==> flow/design.v <==
`timescale 1ns / 1ps
module FIR(
    input clk,
    input reset,
    input enable_fir,
    input signed [15:0] fir_data_in,
    output reg signed [31:0] fir_data_out 
    );
    reg signed [15:0] buff0, buff1, buff2, buff3, buff4, buff5, buff6, buff7, buff8, buff9, buff10, buff11, buff12, buff13, buff14;
    wire signed [15:0] tap0, tap1, tap2, tap3, tap4, tap5, tap6, tap7, tap8, tap9, tap10, tap11, tap12, tap13, tap14; 
    reg signed [31:0] acc0, acc1, acc2, acc3, acc4, acc5, acc6, acc7, acc8, acc9, acc10, acc11, acc12, acc13, acc14; 
    assign tap0 = 16'hfe64;
    assign tap1 = 16'hfc8a; 
    assign tap2 = 16'hfc04; 
    assign tap3 = 16'hff93; 
    assign tap4 = 16'h0883; 
    assign tap5 = 16'h14ef; 
    assign tap6 = 16'h1ff7; 
    assign tap7 = 16'h2463; 
    assign tap8 = 16'h1ff7; 
    assign tap9 = 16'h14ef;
    assign tap10 = 16'h0883; 
    assign tap11 = 16'hff93; 
    assign tap12 = 16'hfc04; 
    assign tap13 = 16'hfc8a; 
    assign tap14 = 16'hfe64;
	always @ (posedge clk)
        begin
            if(enable_fir == 1'b1)
                begin
                    buff0 <= fir_data_in;
                    acc0 <= tap0 * buff0;
                    buff1 <= buff0;  
                    acc1 <= tap1 * buff1;
                    buff2 <= buff1; 
                    acc2 <= tap2 * buff2;
                    buff3 <= buff2;     
                    acc3 <= tap3 * buff3;
                    buff4 <= buff3;  
                    acc4 <= tap4 * buff4;
                    buff5 <= buff4; 
                    acc5 <= tap5 * buff5;
                    buff6 <= buff5;  
                    acc6 <= tap6 * buff6;
                    buff7 <= buff6; 
                    acc7 <= tap7 * buff7;
                    buff8 <= buff7;  
                    acc8 <= tap8 * buff8;
                    buff9 <= buff8;     
                    acc9 <= tap9 * buff9;
                    buff10 <= buff9;   
                    acc10 <= tap10 * buff10;
                    buff11 <= buff10;    
                    acc11 <= tap11 * buff11;
                    buff12 <= buff11;    
                    acc12 <= tap12 * buff12;
                    buff13 <= buff12;  
                    acc13 <= tap13 * buff13;  
                    buff14 <= buff13;  
                    acc14 <= tap14 * buff14;  
                end
        end   
    always @ (posedge clk) 
        begin
            if (enable_fir == 1'b1)
                begin
                    fir_data_out <= acc0 + acc1 + acc2 + acc3 + acc4 + acc5 + acc6 + acc7 + acc8 + acc9 + acc10 + acc11 + acc12 + acc13 + acc14;
                end
        end 
endmodule
`timescale 1 ns / 1 ps
module AXIS_FIR_v1_0_S_AXIS #
    (
        parameter integer C_S_AXIS_TDATA_WIDTH	= 16
    )
    (
        input wire [3:0] s_axis_tkeep,
        output reg enable_fir,
        output reg [C_S_AXIS_TDATA_WIDTH-1 : 0] fir_data_in,
        input wire  S_AXIS_ACLK,
        input wire  S_AXIS_ARESETN,
        output wire  S_AXIS_TREADY,
        input wire [C_S_AXIS_TDATA_WIDTH-1 : 0] S_AXIS_TDATA,
        input wire [(C_S_AXIS_TDATA_WIDTH/8)-1 : 0] S_AXIS_TSTRB,
        input wire  S_AXIS_TLAST,
        input wire  S_AXIS_TVALID
    );
    function integer clogb2 (input integer bit_depth);
        begin
            for(clogb2=0; bit_depth>0; clogb2=clogb2+1)
                bit_depth = bit_depth >> 1;
        end
    endfunction
    localparam NUMBER_OF_INPUT_WORDS  = 8;
    localparam bit_num  = clogb2(NUMBER_OF_INPUT_WORDS-1);
    parameter [1:0] IDLE        = 1'b0,  
                    WRITE_FIFO  = 1'b1;  
    reg axis_tready;
    reg mst_exec_state; 
    genvar byte_index;   
    wire fifo_wren;
    reg fifo_full_flag;
    reg [bit_num-1:0] write_pointer;
    reg writes_done;
    assign S_AXIS_TREADY = axis_tready;
    always @ (posedge S_AXIS_ACLK) 
        begin  
            if (!S_AXIS_ARESETN) 
                begin
                  mst_exec_state <= IDLE;
                  axis_tready <= 1'b0;
                end  
            else
                case (mst_exec_state)
                    IDLE: 
                        if (S_AXIS_TVALID)
                            begin
                                mst_exec_state <= WRITE_FIFO;
                                axis_tready <= 1'b1;  
                            end
                        else
                            begin
                                mst_exec_state <= IDLE;
                                axis_tready <= 1'b0;  
                            end
                    WRITE_FIFO: 
                        if (writes_done)
                            begin
                                mst_exec_state <= IDLE;
                            end
                        else
                            begin
                                mst_exec_state <= WRITE_FIFO;
                            end
                endcase
        end
    always@(posedge S_AXIS_ACLK)
        begin
            if(!S_AXIS_ARESETN)
                begin
                    write_pointer <= 0;
                    writes_done <= 1'b0;
                end  
            else
                if (write_pointer <= NUMBER_OF_INPUT_WORDS-1)
                    begin
                        if (fifo_wren)
                            begin
                                write_pointer <= write_pointer + 1;
                                writes_done <= 1'b0;
                            end
                        if ((write_pointer == NUMBER_OF_INPUT_WORDS-1)|| S_AXIS_TLAST)
                            begin
                                writes_done <= 1'b1;
                            end
                    end  
        end
    assign fifo_wren = S_AXIS_TVALID && axis_tready;
    generate 
        for (byte_index=0; byte_index<= (C_S_AXIS_TDATA_WIDTH/8-1); byte_index=byte_index+1)
            begin:FIFO_GEN
                reg  [(C_S_AXIS_TDATA_WIDTH/4)-1:0] stream_data_fifo [0 : NUMBER_OF_INPUT_WORDS-1];
                always @ (posedge S_AXIS_ACLK)
                    begin
                        if (fifo_wren) 
                            begin
                                stream_data_fifo[write_pointer] <= S_AXIS_TDATA[(byte_index*8+7) -: 8];
                            end  
                    end  
            end		
    endgenerate
    always @ (posedge S_AXIS_ACLK)
        begin  
            if (!S_AXIS_ARESETN)
                begin 
                    enable_fir <= 1'b0;
                    fir_data_in <= 16'd0;
                end
            else if (fifo_wren)
                begin
                    enable_fir <= 1'b1;
                    fir_data_in <= S_AXIS_TDATA;
                end
            else 
                begin 
                    enable_fir <= enable_fir;
                    fir_data_in <= fir_data_in;
                end
        end  
endmodule
`timescale 1ns / 1ps
module AXIS_FIR_v1_0_M_AXIS #
    (
        parameter integer C_M_AXIS_TDATA_WIDTH	= 32,
        parameter integer C_M_START_COUNT	= 32
    )
	(
        output reg [3:0] m_axis_tkeep,
        input wire enable_fir,
        input wire [C_M_AXIS_TDATA_WIDTH-1 : 0] fir_data_out,
        input wire  M_AXIS_ACLK,
        input wire  M_AXIS_ARESETN,
        output wire  M_AXIS_TVALID,
        output wire [C_M_AXIS_TDATA_WIDTH-1 : 0] M_AXIS_TDATA,
        output wire [(C_M_AXIS_TDATA_WIDTH/8)-1 : 0] M_AXIS_TSTRB,
        output wire  M_AXIS_TLAST,
        input wire  M_AXIS_TREADY 
	);
	localparam NUMBER_OF_OUTPUT_WORDS = 8;                                               
	function integer clogb2 (input integer bit_depth);                                   
        begin                                                                              
            for(clogb2=0; bit_depth>0; clogb2=clogb2+1)                                      
                bit_depth = bit_depth >> 1;                                                    
        end                                                                                
	endfunction                                                                          
	localparam integer WAIT_COUNT_BITS = clogb2(C_M_START_COUNT-1);                      
	localparam bit_num  = clogb2(NUMBER_OF_OUTPUT_WORDS);                                
	parameter [1:0] IDLE          = 2'b00,  
	                INIT_COUNTER  = 2'b01,  
	                SEND_STREAM   = 2'b10;  
	reg [1:0] mst_exec_state;  
	reg [bit_num-1:0] read_pointer;                                                      
	reg [WAIT_COUNT_BITS-1 : 0] count;
	wire axis_tvalid;
	reg axis_tvalid_delay;
	wire axis_tlast;
	reg axis_tlast_delay;
	reg [C_M_AXIS_TDATA_WIDTH-1 : 0] stream_data_out;
	wire tx_en;
	reg tx_done;
	assign M_AXIS_TVALID = axis_tvalid_delay;
	assign M_AXIS_TDATA	 = stream_data_out;
	assign M_AXIS_TLAST	 = axis_tlast_delay;
	assign M_AXIS_TSTRB	 = {(C_M_AXIS_TDATA_WIDTH/8){1'b1}};
    always @(posedge M_AXIS_ACLK)                                             
        begin                                                                     
            if (!M_AXIS_ARESETN)                                                    
                begin                                                                 
                    mst_exec_state <= IDLE;                                             
                    count    <= 0;                                                      
                end                                                                   
            else                                                                    
                case (mst_exec_state)                                                 
                    IDLE:                                                               
                                mst_exec_state <= INIT_COUNTER;                              
                    INIT_COUNTER:                                                       
                        if (count == C_M_START_COUNT - 1)                               
                            begin                                                           
                                mst_exec_state <= SEND_STREAM;                               
                            end                                                             
                        else                                                              
                            begin                                                           
                                count <= count + 1;                                           
                                mst_exec_state <= INIT_COUNTER;                              
                            end                                                             
                    SEND_STREAM:                                                        
                        if (tx_done)                                                      
                            begin                                                           
                                mst_exec_state <= INIT_COUNTER;
                                count <= 0;                                     
                            end                                                             
                        else                                                              
                            begin                                                           
                                mst_exec_state <= SEND_STREAM;                                
                            end                                                             
                endcase                                                               
        end                                                                       
    assign axis_tvalid = (mst_exec_state != IDLE);
	assign axis_tlast = (read_pointer == NUMBER_OF_OUTPUT_WORDS-1);                                
    always @(posedge M_AXIS_ACLK)                                                                  
        begin                                                                                          
            if (!M_AXIS_ARESETN)                                                                         
                begin                                                                                      
                    axis_tvalid_delay <= 1'b0;                                                               
                    axis_tlast_delay <= 1'b0;                                                                
                end                                                                                        
            else                                                                                         
                begin                                                                                      
                    axis_tvalid_delay <= axis_tvalid;                                                        
                    axis_tlast_delay <= axis_tlast;                                                          
                end                                                                                        
        end                                                                                            
    always@(posedge M_AXIS_ACLK)                                               
        begin                                                                            
            if(!M_AXIS_ARESETN)                                                            
                begin                                                                        
                    read_pointer <= 0;                                                         
                    tx_done <= 1'b0;                                                           
                end                                                                          
            else                                                                           
            if (read_pointer <= NUMBER_OF_OUTPUT_WORDS-1)                                
                begin                                                                      
                    if (tx_en)                                                               
                        begin                                                                  
                            read_pointer <= read_pointer + 1;                                    
                            tx_done <= 1'b0;                                                     
                        end                                                                    
                end                                                                        
            else if (read_pointer == NUMBER_OF_OUTPUT_WORDS)                             
                begin                                                                      
                    tx_done <= 1'b1;   
                    read_pointer <= 0;  
                end                                                                        
        end                                                                              
	assign tx_en = M_AXIS_TREADY && axis_tvalid;   
    always @( posedge M_AXIS_ACLK )                  
        begin                                            
            if(!M_AXIS_ARESETN)                            
                begin                                        
                    stream_data_out <= 1;                      
                end                                          
            else if (tx_en) 
                begin                                        
                    stream_data_out <= fir_data_out;  
                end                                          
        end                                              
    always @ (posedge M_AXIS_ACLK)
        begin
            if (enable_fir == 1'b1 && M_AXIS_ARESETN == 1'b1)
                begin
                    m_axis_tkeep <= 4'hf;
                end
            else
                begin
                    m_axis_tkeep <= 4'h0;
                end
        end    
endmodule
`timescale 1 ns / 1 ps
module AXIS_FIR_v1_0 # 
    (
        parameter integer C_S_AXIS_TDATA_WIDTH	= 16,
        parameter integer C_M_AXIS_TDATA_WIDTH	= 32,
        parameter integer C_M_AXIS_START_COUNT	= 32
    )
    (
        input wire [3:0] s_axis_tkeep,
        output wire [3:0] m_axis_tkeep,
        input wire  s_axis_aclk,
        input wire  s_axis_aresetn,
        output wire  s_axis_tready,
        input wire [C_S_AXIS_TDATA_WIDTH-1 : 0] s_axis_tdata,
        input wire [(C_S_AXIS_TDATA_WIDTH/8)-1 : 0] s_axis_tstrb,
        input wire  s_axis_tlast,
        input wire  s_axis_tvalid,
        input wire  m_axis_aclk,
        input wire  m_axis_aresetn,
        output wire  m_axis_tvalid,
        output wire [C_M_AXIS_TDATA_WIDTH-1 : 0] m_axis_tdata,
        output wire [(C_M_AXIS_TDATA_WIDTH/8)-1 : 0] m_axis_tstrb,
        output wire  m_axis_tlast,
        input wire  m_axis_tready
    );
    wire [C_S_AXIS_TDATA_WIDTH-1 : 0] fir_data_in;
    wire [C_M_AXIS_TDATA_WIDTH-1 : 0] fir_data_out;
    wire enable_fir;
    AXIS_FIR_v1_0_S_AXIS # ( 
        .C_S_AXIS_TDATA_WIDTH(C_S_AXIS_TDATA_WIDTH)
    ) AXIS_FIR_v1_0_S_AXIS_inst (
        .s_axis_tkeep(s_axis_tkeep),
        .enable_fir(enable_fir),
        .fir_data_in(fir_data_in),
        .S_AXIS_ACLK(s_axis_aclk),
        .S_AXIS_ARESETN(s_axis_aresetn),
        .S_AXIS_TREADY(s_axis_tready),
        .S_AXIS_TDATA(s_axis_tdata),
        .S_AXIS_TSTRB(s_axis_tstrb),
        .S_AXIS_TLAST(s_axis_tlast),
        .S_AXIS_TVALID(s_axis_tvalid)
    );
    AXIS_FIR_v1_0_M_AXIS # ( 
        .C_M_AXIS_TDATA_WIDTH(C_M_AXIS_TDATA_WIDTH),
        .C_M_START_COUNT(C_M_AXIS_START_COUNT)
    ) AXIS_FIR_v1_0_M_AXIS_inst (
        .m_axis_tkeep(m_axis_tkeep),
        .enable_fir(enable_fir),
        .fir_data_out(fir_data_out),
        .M_AXIS_ACLK(s_axis_aclk),
        .M_AXIS_ARESETN(s_axis_aresetn),
        .M_AXIS_TVALID(m_axis_tvalid),
        .M_AXIS_TDATA(m_axis_tdata),
        .M_AXIS_TSTRB(m_axis_tstrb),
        .M_AXIS_TLAST(m_axis_tlast),
        .M_AXIS_TREADY(m_axis_tready)
    );
    FIR LPF_FIR_inst (
        .clk(s_axis_aclk),
        .reset(s_axis_aresetn),
        .enable_fir(enable_fir),
        .fir_data_in(fir_data_in),  
        .fir_data_out(fir_data_out)  
    );
endmodule
Wiki page: AXIS_FIR_v1_0 / tool data

Reports on AXIS_FIR_v1_0
Module AXIS_FIR_v1_0 before and after one edit of its RTL, step after step.
Lines under "before" count in the file above, lines under "after" in the edited file.
"change": "after" minus "before" as printed here.
Operators: Yosys type, input widths -> output width; for muxes data width and select width s.
Library cell names are shortened.
{"block": "inputs", "top_module": "AXIS_FIR_v1_0", "clk_port": "s_axis_aclk", "library": "sky130hd", "corner": "tt_025C_1v80"}

Diff
Unified diff, file above to edited file.
This change comes from a script, not from a designer; no optimisation was intended.
begin of diff
@@ -221,5 +221,5 @@
 	reg [1:0] mst_exec_state;  
 	reg [bit_num-1:0] read_pointer;                                                      
-	reg [WAIT_COUNT_BITS-1 : 0] count;
+	reg [WAIT_COUNT_BITS : 0] count;
 	wire axis_tvalid;
 	reg axis_tvalid_delay;
end of diff

After elaboration
Counts by Yosys on the flattened word-level netlist (proc, flatten, opt, wreduce; memories kept). Register bits leave out memories and registers merged into their read ports (data or address). Print and check cells are left out. Cells with the same type and inputs are merged into one.
{"block": "bits", "item": "regBits", "before": 815, "after": 816, "change": 1}
{"block": "bits", "item": "latchBits", "before": 0, "after": 0, "change": 0}
{"block": "bits", "item": "mem_bits_rw", "before": 0, "after": 0, "change": 0}
{"block": "bits", "item": "rom_bits", "before": 0, "after": 0, "change": 0}
{"block": "bits", "item": "clocked_rd_ports_x_width", "before": 0, "after": 0, "change": 0}
{"block": "bits", "item": "n_memories", "before": 0, "after": 0, "change": 0}
{"block": "bits", "item": "in_bits", "before": 29, "after": 29, "change": 0}
{"block": "bits", "item": "output_inout_bits", "before": 43, "after": 43, "change": 0}
{"block": "bits", "item": "wordCells", "before": 121, "after": 121, "change": 0}
{"block": "op_classes", "item": "n_addsub", "before": 17, "after": 17, "change": 0}
{"block": "op_classes", "item": "mul", "before": 15, "after": 15, "change": 0}
{"block": "op_classes", "item": "div", "before": 0, "after": 0, "change": 0}
{"block": "op_classes", "item": "n_cmp", "before": 2, "after": 2, "change": 0}
{"block": "op_classes", "item": "eq_ne", "before": 9, "after": 9, "change": 0}
{"block": "op_classes", "item": "n_shift", "before": 0, "after": 0, "change": 0}
{"block": "op_classes", "item": "mux", "before": 18, "after": 18, "change": 0}
{"block": "op_classes", "item": "bitwise", "before": 1, "after": 1, "change": 0}
{"block": "op_classes", "item": "n_reduce_logical", "before": 14, "after": 14, "change": 0}
{"block": "op_table", "operator": "$mux 5", "before": 2, "after": 0, "change": -2}
{"block": "op_table", "operator": "$mux 6", "before": 0, "after": 2, "change": 2}
{"block": "op_table", "operator": "$add 5x1->5 const B", "before": 1, "after": 0, "change": -1}
{"block": "op_table", "operator": "$eq 5x5->1 const B", "before": 1, "after": 0, "change": -1}
{"block": "op_table", "operator": "$pmux 5 s2", "before": 1, "after": 0, "change": -1}
{"block": "op_table", "operator": "$add 6x1->6 const B", "before": 0, "after": 1, "change": 1}
{"block": "op_table", "operator": "$eq 6x5->1 const B", "before": 0, "after": 1, "change": 1}
{"block": "op_table", "operator": "$pmux 6 s2", "before": 0, "after": 1, "change": 1}
{"block": "op_table", "operator": "$add 32x32->32", "before": 14, "after": 14, "change": 0}
{"block": "op_table", "operator": "$mux 1", "before": 7, "after": 7, "change": 0}
{"block": "op_table", "operator": "$mul 14x16->30 const A", "before": 4, "after": 4, "change": 0}
{"block": "op_table", "operator": "$mul 8x16->24 const A", "before": 4, "after": 4, "change": 0}
{"block": "op_table", "operator": "$mux 4", "before": 4, "after": 4, "change": 0}
{"block": "op_table", "operator": "$reduce_bool 2->1", "before": 4, "after": 4, "change": 0}
{"block": "op_table", "operator": "$logic_and 1x1->1", "before": 3, "after": 3, "change": 0}
{"block": "op_table", "operator": "$reduce_and 2->1", "before": 3, "after": 3, "change": 0}
{"block": "op_table", "operator": "$mul 10x16->26 const A", "before": 2, "after": 2, "change": 0}
{"block": "op_table", "operator": "$mul 13x16->29 const A", "before": 2, "after": 2, "change": 0}
{"block": "op_table", "operator": "$mul 9x16->25 const A", "before": 2, "after": 2, "change": 0}
{"block": "op_table", "operator": "$mux 2", "before": 2, "after": 2, "change": 0}
{"block": "op_table", "operator": "$ne 2x2->1 const B", "before": 2, "after": 2, "change": 0}
{"block": "op_table", "operator": "$add 3x1->3 const B", "before": 1, "after": 1, "change": 0}
{"block": "op_table", "operator": "$add 4x1->4 const B", "before": 1, "after": 1, "change": 0}
{"block": "op_table", "operator": "$eq 2x1->1 const B", "before": 1, "after": 1, "change": 0}
{"block": "op_table", "operator": "$eq 2x2->1 const B", "before": 1, "after": 1, "change": 0}
{"block": "op_table", "operator": "$eq 3x3->1 const B", "before": 1, "after": 1, "change": 0}
{"block": "op_table", "operator": "$eq 4x3->1 const B", "before": 1, "after": 1, "change": 0}
{"block": "op_table", "operator": "$eq 4x4->1 const B", "before": 1, "after": 1, "change": 0}
Not every row of either side is listed.

Logic depth
Yosys ltp: most cells in a row. Word level: on the elaborated netlist, between registers, memories and ports. Mapped: between sequential cells and ports; inverters and the memories' decode and read muxes count.
{"block": "logic_depth", "item": "word_depth", "before": 14, "after": 14, "change": 0}
{"block": "logic_depth", "item": "ABC_AREA", "before": "0", "after": "0"}
{"block": "logic_depth", "item": "ltp_mapped", "before": 24, "after": 24, "change": 0}
{"block": "logic_depth", "item": "mapped_depth_nobuf", "before": 24, "after": 24, "change": 0}

After synthesis
Yosys stat after the flow's synthesis: flattened, memories mapped to cells. It holds for the ABC_AREA given above (unset counts as 0); a run with the other value may have another netlist.
{"block": "by_type", "cell": "nor2_1", "before": 218, "after": 182, "change": -36}
{"block": "by_type", "cell": "inv_1", "before": 2026, "after": 1992, "change": -34}
{"block": "by_type", "cell": "o21ai_0", "before": 174, "after": 141, "change": -33}
{"block": "by_type", "cell": "a21o_1", "before": 80, "after": 105, "change": 25}
{"block": "by_type", "cell": "nand4_1", "before": 27, "after": 14, "change": -13}
{"block": "by_type", "cell": "xor2_1", "before": 90, "after": 102, "change": 12}
{"block": "by_type", "cell": "and3_1", "before": 24, "after": 36, "change": 12}
{"block": "by_type", "cell": "nand2b_1", "before": 40, "after": 29, "change": -11}
{"block": "by_type", "cell": "a21boi_0", "before": 69, "after": 59, "change": -10}
{"block": "by_type", "cell": "nor3_1", "before": 59, "after": 49, "change": -10}
{"block": "by_type", "cell": "and2_1", "before": 13, "after": 23, "change": 10}
{"block": "by_type", "cell": "nor2b_1", "before": 49, "after": 40, "change": -9}
{"block": "by_type", "cell": "a2111oi_0", "before": 11, "after": 3, "change": -8}
{"block": "by_type", "cell": "a21oi_1", "before": 249, "after": 256, "change": 7}
{"block": "by_type", "cell": "nand3_1", "before": 59, "after": 52, "change": -7}
{"block": "by_type", "cell": "o21a_1", "before": 40, "after": 46, "change": 6}
{"block": "by_type", "cell": "nor4_1", "before": 10, "after": 4, "change": -6}
{"block": "by_type", "cell": "a31o_2", "before": 6, "after": 12, "change": 6}
Not every row of either side is listed.
{"block": "synth_totals", "item": "stdcells", "before": 7357, "after": 7259, "change": -98}
{"block": "synth_totals", "item": "area_um2", "before": 81122.8, "after": 80797.5, "change": -325.3}
{"block": "synth_totals", "item": "sequential_area_um2", "before": 20830.0, "after": 20850.0, "change": 20.0}
{"block": "synth_totals", "item": "ff_cells", "before": 717, "after": 718, "change": 1}
{"block": "synth_totals", "item": "n_buf", "before": 44, "after": 42, "change": -2}
By module: a second synthesis without flattening, with its own total; a netlist apart from the flattened one above.
{"block": "unflattened", "item": "cells_unflattened", "before": 7323, "after": 7278, "change": -45}
{"block": "unflattened", "item": "area_unflattened_um2", "before": 81255.4, "after": 80831.3, "change": -424.1}
Each row is one instance without its submodules.
{"block": "modules_before", "mod": "FIR", "n_inst": 1, "n_cells": 7002, "area_um2": 78406.4, "mod_seq_area_um2": 19428.6}
{"block": "modules_before", "mod": "AXIS_FIR_v1_0_M_AXIS", "n_inst": 1, "n_cells": 226, "area_um2": 1970.6, "mod_seq_area_um2": 940.9}
{"block": "modules_before", "mod": "AXIS_FIR_v1_0_S_AXIS #(C_S_AXIS_TDATA_WIDTH=16)", "n_inst": 1, "n_cells": 95, "area_um2": 878.3, "mod_seq_area_um2": 460.4}
{"block": "modules_before", "mod": "AXIS_FIR_v1_0", "n_inst": 1, "n_cells": 0, "area_um2": 0.0, "mod_seq_area_um2": 0.0}
{"block": "modules_after", "mod": "FIR", "n_inst": 1, "n_cells": 6948, "area_um2": 77879.7, "mod_seq_area_um2": 19428.6}
{"block": "modules_after", "mod": "AXIS_FIR_v1_0_M_AXIS", "n_inst": 1, "n_cells": 235, "area_um2": 2073.2, "mod_seq_area_um2": 960.9}
{"block": "modules_after", "mod": "AXIS_FIR_v1_0_S_AXIS #(C_S_AXIS_TDATA_WIDTH=16)", "n_inst": 1, "n_cells": 95, "area_um2": 878.3, "mod_seq_area_um2": 460.4}
{"block": "modules_after", "mod": "AXIS_FIR_v1_0", "n_inst": 1, "n_cells": 0, "area_um2": 0.0, "mod_seq_area_um2": 0.0}

Worst setup path after synthesis
OpenSTA on the mapped netlist: ideal clock, no wires. The path of least setup slack (recovery checks aside). Input and output delay are each 20% of the period. Register names are those of the netlist, which keeps one name where synthesis merged equal registers.
{"block": "synth_timing", "item": "path_type", "before": "reg2reg", "after": "reg2reg"}
{"block": "synth_timing", "item": "startpoint", "before": "register AXIS_FIR_v1_0_S_AXIS_inst.enable_fir", "after": "register AXIS_FIR_v1_0_S_AXIS_inst.enable_fir"}
{"block": "synth_timing", "item": "endpoint", "before": "register AXIS_FIR_v1_0_M_AXIS_inst.m_axis_tkeep[2]", "after": "register AXIS_FIR_v1_0_M_AXIS_inst.m_axis_tkeep[2]"}
{"block": "synth_timing", "item": "tclk_ns", "before": 8.0, "after": 8.0, "change": 0.0}
{"block": "synth_timing", "item": "setup_ns", "before": 0.158, "after": 0.158, "change": 0.000}
{"block": "synth_timing", "item": "t_first_pin_ns", "before": 0.000, "after": 0.000, "change": 0.000}
{"block": "synth_timing", "item": "arrival_time_ns", "before": 15.553, "after": 15.553, "change": 0.000}
{"block": "synth_timing", "item": "t_required_ns", "before": 7.842, "after": 7.842, "change": 0.000}
{"block": "synth_timing", "item": "setup_slack_ns", "before": -7.710, "after": -7.710, "change": 0.000}
{"block": "synth_timing", "item": "delay_ns", "before": 15.711, "after": 15.711, "change": 0.000}
{"block": "synth_timing", "item": "stages", "before": 2, "after": 2, "change": 0}
{"block": "synth_timing", "item": "path_buffers", "before": 0, "after": 0, "change": 0}
{"block": "synth_timing", "item": "synth_period_reached_ns", "before": 15.71, "after": 15.71, "change": 0.00}
"delay_ns" = arrival - input delay + setup time.
"stages" counts driving pins, that of a launching flip-flop among them; a cell with two outputs on the path counts twice.
"synth_period_reached_ns" = period - worst setup slack (recovery checks aside). The figure is calculated, with input and output delays left at 20% of the set period.
Between the ends stands the longest chain of elaborated cells between them, by number of cells; it is not shown to be the way that was timed. Of several equally long chains one is given.
A line is the first line of the expression or statement that the cell stems from. Yosys adds cells for indexed reads and writes and turns some case tables into memories.
At most two assigning lines are given for a register; there are more.
{"block": "synth_via_before", "path_cell_list": "dfxtp_1 > and2_1", "elab_chain_cells": 2, "cone_cells": 2, "lines_between": 1, "classes_between": "1 x mux; 1 x reduce/logical"}
{"block": "synth_lines_before", "item": "from (decl)", "line": 78, "text": "output reg enable_fir,"}
{"block": "synth_lines_before", "item": "from (assign)", "line": 176, "text": "enable_fir <= 1'b0;"}
{"block": "synth_lines_before", "item": "from (assign)", "line": 186, "text": "enable_fir <= enable_fir;"}
{"block": "synth_lines_before", "item": "$logic_and 1x1->1", "line": 319, "text": "if (enable_fir == 1'b1 && M_AXIS_ARESETN == 1'b1)"}
{"block": "synth_lines_before", "item": "$mux 4", "line": 319}
{"block": "synth_lines_before", "item": "to (assign)", "line": 321, "text": "m_axis_tkeep <= 4'hf;"}
{"block": "synth_lines_before", "item": "to (assign)", "line": 325, "text": "m_axis_tkeep <= 4'h0;"}
{"block": "synth_lines_before", "item": "to (decl)", "line": 198, "text": "output reg [3:0] m_axis_tkeep,"}
{"block": "synth_via_after", "path_cell_list": "dfxtp_1 > and2_1", "elab_chain_cells": 2, "cone_cells": 2, "lines_between": 1, "classes_between": "1 x mux; 1 x reduce/logical"}
{"block": "synth_lines_after", "item": "from (decl)", "line": 78, "text": "output reg enable_fir,"}
{"block": "synth_lines_after", "item": "from (assign)", "line": 176, "text": "enable_fir <= 1'b0;"}
{"block": "synth_lines_after", "item": "from (assign)", "line": 186, "text": "enable_fir <= enable_fir;"}
{"block": "synth_lines_after", "item": "$logic_and 1x1->1", "line": 319, "text": "if (enable_fir == 1'b1 && M_AXIS_ARESETN == 1'b1)"}
{"block": "synth_lines_after", "item": "$mux 4", "line": 319}
{"block": "synth_lines_after", "item": "to (assign)", "line": 321, "text": "m_axis_tkeep <= 4'hf;"}
{"block": "synth_lines_after", "item": "to (assign)", "line": 325, "text": "m_axis_tkeep <= 4'h0;"}
{"block": "synth_lines_after", "item": "to (decl)", "line": 198, "text": "output reg [3:0] m_axis_tkeep,"}

Path in the finished layout
From the final timing report of each run of pair A: the path of least setup slack in the routed layout; clock arrival at registers is part of the times.
{"block": "layout_timing", "item": "path_type", "before": "reg2reg", "after": "reg2reg"}
{"block": "layout_timing", "item": "startpoint", "before": "register LPF_FIR_inst.buff6[7]", "after": "register (name not given)"}
{"block": "layout_timing", "item": "endpoint", "before": "register LPF_FIR_inst.acc6[30]", "after": "register LPF_FIR_inst.fir_data_out[30]"}
{"block": "layout_timing", "item": "tclk_ns", "before": 7.38, "after": 7.38, "change": 0.00}
{"block": "layout_timing", "item": "setup_ns", "before": 0.26, "after": 0.25, "change": -0.01}
{"block": "layout_timing", "item": "t_first_pin_ns", "before": 0.71, "after": 0.72, "change": 0.01}
{"block": "layout_timing", "item": "arrival_time_ns", "before": 7.50, "after": 7.15, "change": -0.35}
{"block": "layout_timing", "item": "t_required_ns", "before": 7.84, "after": 7.86, "change": 0.02}
{"block": "layout_timing", "item": "setup_slack_ns", "before": 0.34, "after": 0.71, "change": 0.37}
{"block": "layout_timing", "item": "stages", "before": 21, "after": 21, "change": 0}
{"block": "layout_timing", "item": "path_buffers", "before": 0, "after": 0, "change": 0}
Between the ends stands the longest chain of elaborated cells between them, by number of cells; it is not shown to be the way that was timed. Of several equally long chains one is given.
{"block": "layout_via_before", "path_cell_list": "edfxtp_1 > fa_1 > inv_1 > fa_1 > fa_1 > inv_1 > fa_1 > fa_1 > inv_1 > fa_1 > inv_1 > ha_1 > nand3_1 > a2111oi_0 > a22oi_1 > o21ai_1 > nand4_1 > a2111o_1 > nor2b_1 > o31a_1 > xnor2_1", "elab_chain_cells": 1, "cone_cells": 1, "lines_between": 1, "classes_between": "1 x mul"}
{"block": "layout_lines_before", "item": "from (decl)", "line": 9, "text": "reg signed [15:0] buff0, buff1, buff2, buff3, buff4, buff5, buff6, buff7, buff8, buff9, buff10, buff11, buff12 ..."}
{"block": "layout_lines_before", "item": "from (assign)", "line": 43, "text": "buff6 <= buff5;"}
{"block": "layout_lines_before", "item": "$mul 14x16->30", "line": 44, "text": "acc6 <= tap6 * buff6;"}
{"block": "layout_lines_before", "item": "to (assign)", "line": 44}
{"block": "layout_lines_before", "item": "to (decl)", "line": 11, "text": "reg signed [31:0] acc0, acc1, acc2, acc3, acc4, acc5, acc6, acc7, acc8, acc9, acc10, acc11, acc12, acc13, acc1 ..."}
{"block": "layout_via_after", "path_cell_list": "edfxtp_1 > inv_1 > fa_1 > inv_1 > fa_1 > fa_1 > fa_1 > fa_1 > inv_1 > fa_1 > inv_1 > ha_1 > nor2b_1 > o31ai_2 > a21oi_1 > a211oi_2 > a211oi_1 > or4_1 > a31o_1 > a21oi_1 > xnor2_1"}
{"block": "layout_lines_after", "item": "to (assign)", "line": 67, "text": "fir_data_out <= acc0 + acc1 + acc2 + acc3 + acc4 + acc5 + acc6 + acc7 + acc8 + acc9 + acc10 + acc11 + acc12 + ..."}
{"block": "layout_lines_after", "item": "to (decl)", "line": 7, "text": "output reg signed [31:0] fir_data_out"}
after: Chain of elaborated cells between the ends: none given.

Measured runs
Both versions went through the flow (Yosys, OpenROAD) with the same settings in each pair. Constraints: input delay and output delay 20% of the set period each, output load 0.01 pF.
{"block": "settings_pair_A", "period_ns": 7.38, "CAP_MARGIN": 20, "CORE_MARGIN": 2, "CORE_UTILIZATION": 40, "SLEW_MARGIN": 20}
{"block": "results_pair_A", "item": "synthesis_area_um2", "before": 81122.8, "after": 80797.5, "change": -325.3}
{"block": "results_pair_A", "item": "dieArea_um2", "before": 206425.0, "after": 205603.0, "change": -822.0}
{"block": "results_pair_A", "item": "finalUtil_frac", "before": 0.437, "after": 0.438, "change": 0.001}
{"block": "results_pair_A", "item": "timing.setup.ws_ns", "before": 0.338, "after": 0.710, "change": 0.372}
{"block": "results_pair_A", "item": "setup_tns_ns", "before": 0.000, "after": 0.000, "change": 0.000}
{"block": "results_pair_A", "item": "achieved_clock_period_ns", "before": 7.042, "after": 6.670, "change": -0.372}
{"block": "settings_pair_B", "CORE_ASPECT_RATIO": 0.53, "CORE_UTILIZATION": 32, "GPL_ROUTABILITY_DRIVEN": 1, "HOLD_SLACK_MARGIN": 0.28, "MAX_ROUTING_LAYER": "met5", "MIN_ROUTING_LAYER": "met2", "PLACE_DENSITY_LB_ADDON": 0.24, "SLEW_MARGIN": 30, "period_ns": 4.49, "CAP_MARGIN": 20, "CORE_MARGIN": 2}
{"block": "results_pair_B", "item": "synthesis_area_um2", "before": 81122.8, "after": 80797.5, "change": -325.3}
{"block": "results_pair_B", "item": "dieArea_um2", "before": 257756.0, "after": 256731.0, "change": -1025.0}
{"block": "results_pair_B", "item": "finalUtil_frac", "before": 0.425, "after": 0.416, "change": -0.009}
{"block": "results_pair_B", "item": "timing.setup.ws_ns", "before": -1.855, "after": -1.748, "change": 0.107}
{"block": "results_pair_B", "item": "setup_tns_ns", "before": -132.498, "after": -133.836, "change": -1.338}
{"block": "results_pair_B", "item": "achieved_clock_period_ns", "before": 6.345, "after": 6.238, "change": -0.107}
"achieved_clock_period_ns" = clock period - worst setup slack. The figure is calculated, with input and output delays left at 20% of the set period.
